==> flow/design.v <==
`timescale 1ns / 1ps
module get_conv_target_angle(
input signed [19:0] target_angle,
output reg signed [19:0] target_angle_conv,
output reg [2:0] quadrant_loc
    );
  always@(*)
    begin
        if ((target_angle >{16'd90,4'd0}) && (target_angle <= {16'd180,4'd0})) target_angle_conv = target_angle - {16'd90,4'd0};
        else if ((target_angle >{16'd180,4'd0}) && (target_angle <= {16'd270,4'd0})) target_angle_conv = target_angle - {16'd180,4'd0};
        else if ((target_angle > {16'd270,4'd0}) && (target_angle <= {16'd360,4'd0})) target_angle_conv = target_angle - {16'd360,4'd0};
        else target_angle_conv = target_angle;
    end 
  always@(*)
    begin
        if ((target_angle >{16'd90,4'd0}) && (target_angle <= {16'd180,4'd0})) quadrant_loc = 3'd2;
        else if ((target_angle >{16'd180,4'd0}) && (target_angle <= {16'd270,4'd0})) quadrant_loc = 3'd3;
        else if ((target_angle > {16'd270,4'd0}) && (target_angle <= {16'd360,4'd0})) quadrant_loc = 3'd4;
        else quadrant_loc = 3'd1;
    end    
endmodule
`timescale 1ns / 1ps
module output_mapping(
input signed [19:0] x, 
input signed [19:0] y,
input [2:0] quadrant_loc,
output reg signed [19:0] x_res,
output reg signed [19:0] y_res
    );
always@(*)
    begin
        if (quadrant_loc == 3'd2) x_res = -y;
        else if (quadrant_loc == 3'd3) x_res = -x;
        else  x_res = x; 
    end
 always@(*)
   begin
     if (quadrant_loc == 3'd2)       y_res = x;
     else if (quadrant_loc == 3'd3)  y_res = -y;
     else                            y_res = y; 
   end
endmodule
`timescale 1ns / 1ps
module cordic_sin_cos(clk,rst,target_angle,x_res,y_res);
 input clk,rst;   
 input signed [19:0] target_angle;    
 output reg signed [19:0] x_res;  
 output reg signed [19:0] y_res;  
 wire signed [19:0] x_res_comb;  
 wire signed [19:0] y_res_comb;  
 reg signed [19:0] x [9:0];   
 reg signed [19:0] y [9:0];   
 wire signed[19:0] arc_tan [8:0];   
 reg  signed[19:0] z[8:0];   
 reg  d[8:0];  
 wire signed [19:0] target_angle_conv;   
 wire [2:0] quadrant_loc;  
 assign arc_tan[0] = {{6{1'b0}},10'b0000101101,4'b0000};    
 assign arc_tan[1] = {{6{1'b0}},10'b0000011010,4'b1001};    
 assign arc_tan[2] = {{6{1'b0}},10'b0000001110,4'b0000};    
 assign arc_tan[3] = {{6{1'b0}},10'b0000000111,4'b0010};    
 assign arc_tan[4] = {{6{1'b0}},10'b0000000011,4'b1001};    
 assign arc_tan[5] = {{6{1'b0}},10'b0000000001,4'b1100};    
 assign arc_tan[6] = {{6{1'b0}},10'b0000000000,4'b1110};    
 assign arc_tan[7] = {{6{1'b0}},10'b0000000000,4'b0111};    
 assign arc_tan[8] = {{6{1'b0}},10'b0000000000,4'b0011};    
 get_conv_target_angle conv_angle(.target_angle(target_angle),.target_angle_conv(target_angle_conv),.quadrant_loc(quadrant_loc));
 output_mapping out_map(.x(x[9][19:0]),.y(y[9][19:0]),.quadrant_loc(quadrant_loc),.x_res(x_res_comb),.y_res(y_res_comb));
 always@(posedge clk)
  begin
    if (rst == 0)
       begin
         x_res [19:0]     <= 20'b0;
         y_res [19:0]     <= 20'b0;  
       end 
    else 
       begin
         x_res [19:0] <= x_res_comb;
         y_res [19:0] <= y_res_comb;
       end
  end
 always@(*)
   begin
      x[0] = 20'b00001001101101110001;  
      y[0] = 20'b00000000000000000000;  
      z[0] = target_angle_conv;  
      d[0] = (z[0][19] == 0) ? 1 : 0;   
   end
 always@(*)
   begin
     x[1] = (d[0] == 1) ? (x[0] - y[0]) : (x[0]+y[0]);
     y[1] = (d[0] == 1) ? (y[0] + x[0]) : (y[0]-x[0]);
     z[1] = (d[0] == 1) ? (z[0] - arc_tan[0]) : (z[0]+arc_tan[0]);
     d[1] = (z[1][19] == 0) ? 1 : 0;
     x[2] = (d[1] == 1) ? (x[1] - (y[1]>>>1)) : (x[1]+(y[1]>>>1));
     y[2] = (d[1] == 1) ? (y[1] + (x[1]>>>1)) : (y[1]-(x[1]>>>1));
     z[2] = (d[1] == 1) ? (z[1] - arc_tan[1]) : (z[1]+arc_tan[1]);
     d[2] = (z[2][19] == 0) ? 1 : 0;   
     x[3] = (d[2] == 1) ? (x[2] - (y[2]>>>2)) : (x[2]+(y[2]>>>2));
     y[3] = (d[2] == 1) ? (y[2] + (x[2]>>>2)) : (y[2]-(x[2]>>>2));
     z[3] = (d[2] == 1) ? (z[2] - arc_tan[2]) : (z[2]+arc_tan[2]);
     d[3] = (z[3][19] == 0) ? 1 : 0; 
     x[4] = (d[3] == 1) ? (x[3] - (y[3]>>>3)) : (x[3]+(y[3]>>>3));
     y[4] = (d[3] == 1) ? (y[3] + (x[3]>>>3)) : (y[3]-(x[3]>>>3));
     z[4] = (d[3] == 1) ? (z[3] - arc_tan[3]) : (z[3]+arc_tan[3]);
     d[4] = (z[4][19] == 0) ? 1 : 0; 
     x[5] = (d[4] == 1) ? (x[4] - (y[4]>>>4)) : (x[4]+(y[4]>>>4));
     y[5] = (d[4] == 1) ? (y[4] + (x[4]>>>4)) : (y[4]-(x[4]>>>4));
     z[5] = (d[4] == 1) ? (z[4] - arc_tan[4]) : (z[4]+arc_tan[4]);
     d[5] = (z[5][19] == 0) ? 1 : 0; 
     x[6] = (d[5] == 1) ? (x[5] - (y[5]>>>5)) : (x[5]+(y[5]>>>5));
     y[6] = (d[5] == 1) ? (y[5] + (x[5]>>>5)) : (y[5]-(x[5]>>>5));
     z[6] = (d[5] == 1) ? (z[5] - arc_tan[5]) : (z[5]+arc_tan[5]);
     d[6] = (z[6][19] == 0) ? 1 : 0; 
     x[7] = (d[6] == 1) ? (x[6] - (y[6]>>>6)) : (x[6]+(y[6]>>>6));
     y[7] = (d[6] == 1) ? (y[6] + (x[6]>>>6)) : (y[6]-(x[6]>>>6));
     z[7] = (d[6] == 1) ? (z[6] - arc_tan[6]) : (z[6]+arc_tan[6]);
     d[7] = (z[7][19] == 0) ? 1 : 0; 
     x[8] = (d[7] == 1) ? (x[7] - (y[7]>>>7)) : (x[7]+(y[7]>>>7));
     y[8] = (d[7] == 1) ? (y[7] + (x[7]>>>7)) : (y[7]-(x[7]>>>7));
     z[8] = (d[7] == 1) ? (z[7] - arc_tan[7]) : (z[7]+arc_tan[7]);
     d[8] = (z[8][19] == 0) ? 1 : 0; 
     x[9] = (d[8] == 1) ? (x[8] - (y[8]>>>8)) : (x[8]+(y[8]>>>8));
     y[9] = (d[8] == 1) ? (y[8] + (x[8]>>>8)) : (y[8]-(x[8]>>>8));
     z[9] = (d[8] == 1) ? (z[8] - arc_tan[8]) : (z[8]+arc_tan[8]);
     d[9] = (z[9][19] == 0) ? 1 : 0; 
   end
endmodule
Step by step through the tools: cordic_sin_cos
The steps from the RTL of cordic_sin_cos to its reports follow in flow order.
Line numbers count from 1 in the design file above.
Operators: Yosys type, input widths -> output width; for muxes data width and select width s.
Library cell names are shortened.
Not given: -

design
  top module = cordic_sin_cos
  clock port = clk
  cell library = sky130hd
  timing corner = tt_025C_1v80

Word-level counts
Source: Yosys, flattened and elaborated. Widths are those after wreduce. Registers that Yosys merges into a memory's read port (data or address) are not register bits. Print and check cells do not count. Equal cells are merged and count once.

operators by class
  $add $sub $neg = 53
  order comparisons = 6
  eq/ne operators = 2
  mux-type cells = 44
  reduce/logical cells = 3

operators by type and width
  kind                    count
  $mux 20                 32
  $sub 20x11->20 const B  2
  $add 20x12->20          2
  $sub 20x12->20          2
  $add 20x13->20          2
  $sub 20x13->20          2
  $le 20x13->1 const B    2
  $add 20x14->20          2
  $sub 20x14->20          2
  $add 20x15->20          2
  $sub 20x15->20          2
  $add 20x16->20          2
  $sub 20x16->20          2
  $add 20x17->20          2
  $sub 20x17->20          2
  $add 20x18->20          2
  $sub 20x18->20          2
  $neg 20->20             2
  $add 17x19->20 const A  1
  $sub 17x19->20 const A  1
  $add 20x10->20 const B  1
  $sub 20x10->20 const B  1
  $add 20x11->20 const B  1
  $gt 20x11->1 const B    1
  $sub 20x12->20 const B  1
  $gt 20x12->1 const B    1
  $le 20x12->1 const B    1
  $sub 20x13->20 const B  1

Not listed: further kinds 19, cells in them 32.

storage and ports
  flip-flop bits (word level) = 40
  input bits = 22
  output and inout port bits = 40
  elaborated cells = 110

Depth
Yosys ltp: most cells in a row. Word level: on the elaborated netlist, between registers, memories and ports. Mapped: between sequential cells and ports; inverters and the memories' decode and read muxes count.

depth
  depth in word-level cells = 26
  ABC_AREA = 0
  gate-level depth with buffers = 152
  depth with buffers taken out = 143

Synthesis result
Source: synth_stat.txt of the flow (Yosys; design flattened, memories mapped). It holds for the ABC_AREA given above (unset counts as 0); a run with the other value may have another netlist.

mapped netlist
  standard cells after synthesis = 3113
  synthesis area = 22565.4 µm²
  sequential area = 800.8 µm²
  mapped flip-flops = 40

cells by type
  cell      count  area in all (µm²)
  ha_1      408    5.1E+03
  xnor2_1   324    2.84E+03
  a21oi_1   288    1.44E+03
  xor2_1    141    1.23E+03
  nor2_1    272    1.02E+03
  o21ai_0   203    1.02E+03
  dfxtp_1   40     800.768
  nand2_1   212    795.763
  inv_1     210    788.256
  a21o_1    104    780.749
  o21bai_1  78     585.562
  o21a_1    71     533.011
  fa_1      19     380.365
  nor3_1    73     365.35
  nor2b_1   57     356.592
  or3_1     44     275.264
  nand2b_1  40     250.24
  nand3_1   42     210.202

Other cell types: 79; their cells: 487.
The figures by module come from a second, unflattened synthesis with its own total; it is not the netlist above.

second synthesis, totals
  cells (unflattened synthesis) = 3291
  area total of the unflattened synthesis = 24020.5 µm²

Rows give one instance, submodules left out.

by module
  module           times used  cells  area (µm²)  seq. area (µm²)
  cordic_sin_cos   1           2911   21628.2     800.8
  output_mapping   1           270    1606.5      0.0
  (no name shown)  1           110    785.8       0.0

Path before layout
OpenSTA on the mapped netlist: ideal clock, no wires. The path of least setup slack (recovery checks aside). Input and output delay are each 20% of the period. Register names are those of the netlist, which keeps one name where synthesis merged equal registers.

timing after synthesis
  path type = input port to flip-flop
  start point = input (name not given)
  end point = register x_res[18]
  clock period = 35000 ps
  setup time = 121 ps
  data arrival time = 34102 ps
  required time = 34879 ps
  setup slack = 777 ps
  delay of the path = 27223 ps
  driving pins on the path = 129
  buffers on the path = 12
  period reached after synthesis = 34223 ps

"delay of the path" is the arrival time less input delay plus setup time.
"driving pins on the path": output pins that drive a net of the path, with the launching flip-flop's if there is one; two outputs of one cell count as two.
"period reached after synthesis" is the clock period less the worst setup slack; recovery checks do not enter. This is arithmetic on one report: input and output delays are still those of the set period (20% each).
Between the ends stands the longest chain of elaborated cells between them, by number of cells; it is not shown to be the way that was timed. Of several equally long chains one is given.
Each line given opens the expression or statement behind the cell; cells for indexed reads and writes are added by Yosys, which also makes memories of some case tables.

on the way, after synthesis
  cell sequence = buf_4 or4_4 nor3b_2 o211ai_2 o2111a_1 o21ai_4 clkinv_1 ha_1 a21oi_1 o21bai_1 a21oi_1 o21bai_1 a21oi_1 o21bai_1 a21oi_1 o21bai_1 a21oi_1 o21bai_1 (+93 left out) o21ai_0 a21oi_1 o21ai_0 a21oi_1 o21ai_0 a21oi_1 o21ai_0 nand2_1 nor2_1 nor2_1 or4_1 nor3_1 or3b_2 nor3_1 nor3b_1 xnor2_1 a211oi_1 nor2b_1
  length of the longest elaborated chain = 26
  elaborated cells between the ends (all ways) = 106
  classes of those cells = add/sub: 53; compare: 6; eq/ne: 2; mux: 42; reduce/logical: 3

RTL lines, path after synthesis
  item               RTL line  RTL
  from (decl)        46
  $gt 20x13->1       11
  $logic_and 1x1->1  11
  $mux 20            11
  $mux 20            10
  $mux 20            9
  $mux 1             87        d[0] = (z[0][19] == 0) ? 1 : 0;
  $mux 20            92        y[1] = (d[0] == 1) ? (y[0] + x[0]) : (y[0]-x[0]);
  (+12 left out)     -
  $add 20x13->20     119       x[8] = (d[7] == 1) ? (x[7] - (y[7]>>>7)) : (x[7]+(y[7]>>>7));
  $mux 20            119
  $add 20x12->20     123       x[9] = (d[8] == 1) ? (x[8] - (y[8]>>>8)) : (x[8]+(y[8]>>>8));
  $mux 20            123
  $neg 20->20        33        else if (quadrant_loc == 3'd3) x_res = -x;
  $mux 20            33
  $mux 20            32        if (quadrant_loc == 3'd2) x_res = -y;
  to (assign)        73        x_res [19:0]     <= 20'b0;
  to (assign)        78        x_res [19:0] <= x_res_comb;
  to (decl)          47        output reg signed [19:0] x_res;

Timing after layout
Path of least setup slack in the final report of entry A (OpenROAD, finished layout, wires in). Where an end is a register, its clock arrival counts in the times.
The report prints the path's times to 10 ps; the period is as set.

timing post-layout
  path type = input port to flip-flop
  start point = input (name not given)
  end point = register x_res[19]
  clock period = 35000 ps
  setup time = 70 ps
  data arrival time = 33470 ps
  required time = 35220 ps
  setup slack = 1750 ps
  driving pins on the path = 144
  buffers on the path = 14

Between the ends stands the longest chain of elaborated cells between them, by number of cells; it is not shown to be the way that was timed. Of several equally long chains one is given.

on the way, post-layout
  cell sequence = clkdlybuf4s50_1 buf_4 or4_4 nor3b_2 o211ai_2 a21oi_4 nor2_2 buf_2 a22oi_1 nor2_1 a221oi_2 ha_1 inv_1 o21bai_1 a21oi_2 o21bai_1 a21oi_2 o21bai_1 (+108 left out) nor2_1 o21bai_1 a21oi_1 o21bai_1 a21oi_1 o21bai_1 a21oi_1 o21ai_0 a21oi_1 o21bai_1 a21o_1 a21o_1 a21o_1 a21oi_1 xnor2_2 o31ai_1 or4_1 nand4_1
  length of the longest elaborated chain = 26
  elaborated cells between the ends (all ways) = 106
  classes of those cells = add/sub: 53; compare: 6; eq/ne: 2; mux: 42; reduce/logical: 3

RTL lines, path post-layout
  item               RTL line  RTL
  from (decl)        46
  $gt 20x13->1       11
  $logic_and 1x1->1  11
  $mux 20            11
  $mux 20            10
  $mux 20            9
  $mux 1             87        d[0] = (z[0][19] == 0) ? 1 : 0;
  $mux 20            92        y[1] = (d[0] == 1) ? (y[0] + x[0]) : (y[0]-x[0]);
  (+12 left out)     -
  $add 20x13->20     119       x[8] = (d[7] == 1) ? (x[7] - (y[7]>>>7)) : (x[7]+(y[7]>>>7));
  $mux 20            119
  $add 20x12->20     123       x[9] = (d[8] == 1) ? (x[8] - (y[8]>>>8)) : (x[8]+(y[8]>>>8));
  $mux 20            123
  $neg 20->20        33        else if (quadrant_loc == 3'd3) x_res = -x;
  $mux 20            33
  $mux 20            32        if (quadrant_loc == 3'd2) x_res = -y;
  to (assign)        73        x_res [19:0]     <= 20'b0;
  to (assign)        78        x_res [19:0] <= x_res_comb;
  to (decl)          47        output reg signed [19:0] x_res;

Memo
Re: implementation data of cordic_sin_cos

Stored flow runs of cordic_sin_cos (4 of them; Yosys, OpenROAD, sky130hd). They differ in their settings and are not a sequence. Constraints: input delay and output delay 20% of the set period each, output load 0.01 pF.
"achieved clock period": clock period set for the run, less the worst setup slack. It is reckoned from that one timing run; input and output delays stay at 20% of the period that was set.
"worst setup path time" = time allowed to the worst setup path (clock period - input delay - output delay, where it has them) - its slack; a late launch clock adds to it, a late capture clock takes from it.
"worst setup path time" is given in steps of 10 ps.

Entry A
==> flow/run.sh <==
#!/bin/bash
# the make line also repeats the synthesis and layout settings of config.mk as NAME=value (left out here)
make -C /OpenROAD-flow-scripts/flow DESIGN_CONFIG=/design/flow/config.mk WORK_HOME=/design/flow/orfs CLKGATE_MAP_FILE= finish
==> flow/config.mk <==
export PLATFORM = sky130hd
export DESIGN_NAME = cordic_sin_cos
export DESIGN_NICKNAME = cordic_sin_cos
export VERILOG_FILES = /design/flow/design.v
export SDC_FILE = /design/flow/constraint.sdc
export NUM_CORES = 4
export LEC_CHECK = 0
export CAP_MARGIN = 20
export CORE_MARGIN = 2
export CORE_UTILIZATION = 40
export GPL_TIMING_DRIVEN = 0
export SLEW_MARGIN = 20
export TNS_END_PERCENT = 5
==> flow/constraint.sdc <==
create_clock -name core_clock -period 35.0 [get_ports {clk}]
set_input_delay 7.0000 -clock core_clock [delete_from_list [all_inputs] [get_ports {clk}]]
set_output_delay 7.0000 -clock core_clock [all_outputs]
set_load 0.01 [all_outputs]

==> results of entry A <==
chip area after synthesis (Yosys): 22565.4 µm²
die area: 58329.5 µm²
standard-cell area of the final layout: 25136.6 µm²
utilization: 44.8 %
worst setup slack after layout: 1750 ps
worst hold slack: 7610 ps
achieved clock period: 33250 ps
worst setup path time: 26250 ps
worst setup path kind: input port to flip-flop

Entry B
==> flow/run.sh <==
#!/bin/bash
# the make line also repeats the synthesis and layout settings of config.mk as NAME=value (left out here)
make -C /OpenROAD-flow-scripts/flow DESIGN_CONFIG=/design/flow/config.mk WORK_HOME=/design/flow/orfs CLKGATE_MAP_FILE= finish
==> flow/config.mk <==
export PLATFORM = sky130hd
export DESIGN_NAME = cordic_sin_cos
export DESIGN_NICKNAME = cordic_sin_cos
export VERILOG_FILES = /design/flow/design.v
export SDC_FILE = /design/flow/constraint.sdc
export NUM_CORES = 4
export LEC_CHECK = 0
export CAP_MARGIN = 20
export CORE_ASPECT_RATIO = 1.36
export CORE_MARGIN = 2
export CORE_UTILIZATION = 64
export GPL_TIMING_DRIVEN = 1
export SLEW_MARGIN = 20
export TNS_END_PERCENT = 100
==> flow/constraint.sdc <==
create_clock -name core_clock -period 52.7 [get_ports {clk}]
set_input_delay 10.5400 -clock core_clock [delete_from_list [all_inputs] [get_ports {clk}]]
set_output_delay 10.5400 -clock core_clock [all_outputs]
set_load 0.01 [all_outputs]

==> results of entry B <==
chip area after synthesis (Yosys): 22565.4 µm²
die area: 36795.0 µm²
standard-cell area of the final layout: 23827.9 µm²
utilization: 68.2 %
worst setup slack after layout: 10368 ps
worst hold slack: 11111 ps
achieved clock period: 42332 ps
worst setup path time: 31790 ps
worst setup path kind: input port to flip-flop

Entry C
==> flow/run.sh <==
#!/bin/bash
# the make line also repeats the synthesis and layout settings of config.mk as NAME=value (left out here)
make -C /OpenROAD-flow-scripts/flow DESIGN_CONFIG=/design/flow/config.mk WORK_HOME=/design/flow/orfs CLKGATE_MAP_FILE= finish
==> flow/config.mk <==
export PLATFORM = sky130hd
export DESIGN_NAME = cordic_sin_cos
export DESIGN_NICKNAME = cordic_sin_cos
export VERILOG_FILES = /design/flow/design.v
export SDC_FILE = /design/flow/constraint.sdc
export NUM_CORES = 4
export LEC_CHECK = 0
export CAP_MARGIN = 0
export CELL_PAD_IN_SITES_DETAIL_PLACEMENT = 1
export CELL_PAD_IN_SITES_GLOBAL_PLACEMENT = 1
export CORE_MARGIN = 7
export CORE_UTILIZATION = 40
export CTS_CLUSTER_DIAMETER = 319
export GPL_ROUTABILITY_DRIVEN = 0
export GPL_TIMING_DRIVEN = 1
export SLEW_MARGIN = 10
==> flow/constraint.sdc <==
create_clock -name core_clock -period 35.0 [get_ports {clk}]
set_input_delay 7.0000 -clock core_clock [delete_from_list [all_inputs] [get_ports {clk}]]
set_output_delay 7.0000 -clock core_clock [all_outputs]
set_load 0.01 [all_outputs]

==> results of entry C <==
chip area after synthesis (Yosys): 22565.4 µm²
die area: 63259.8 µm²
standard-cell area of the final layout: 24841.3 µm²
utilization: 44.8 %
worst setup slack after layout: 1560 ps
worst hold slack: 7581 ps
achieved clock period: 33440 ps
worst setup path time: 26440 ps
worst setup path kind: input port to flip-flop

Entry D
==> flow/run.sh <==
#!/bin/bash
# the make line also repeats the synthesis and layout settings of config.mk as NAME=value (left out here)
make -C /OpenROAD-flow-scripts/flow DESIGN_CONFIG=/design/flow/config.mk WORK_HOME=/design/flow/orfs CLKGATE_MAP_FILE= finish
==> flow/config.mk <==
export PLATFORM = sky130hd
export DESIGN_NAME = cordic_sin_cos
export DESIGN_NICKNAME = cordic_sin_cos
export VERILOG_FILES = /design/flow/design.v
export SDC_FILE = /design/flow/constraint.sdc
export NUM_CORES = 4
export LEC_CHECK = 0
export CAP_MARGIN = 20
export CORE_MARGIN = 2
export CORE_UTILIZATION = 63
export SLEW_MARGIN = 20
==> flow/constraint.sdc <==
create_clock -name core_clock -period 33.7 [get_ports {clk}]
set_input_delay 6.7400 -clock core_clock [delete_from_list [all_inputs] [get_ports {clk}]]
set_output_delay 6.7400 -clock core_clock [all_outputs]
set_load 0.01 [all_outputs]

==> results of entry D <==
chip area after synthesis (Yosys): 22565.4 µm²
die area: 37347.5 µm²
standard-cell area of the final layout: 24607.4 µm²
utilization: 69.5 %
worst setup slack after layout: 1526 ps
worst hold slack: 7317 ps
achieved clock period: 32174 ps
worst setup path time: 25430 ps
worst setup path kind: input port to flip-flop
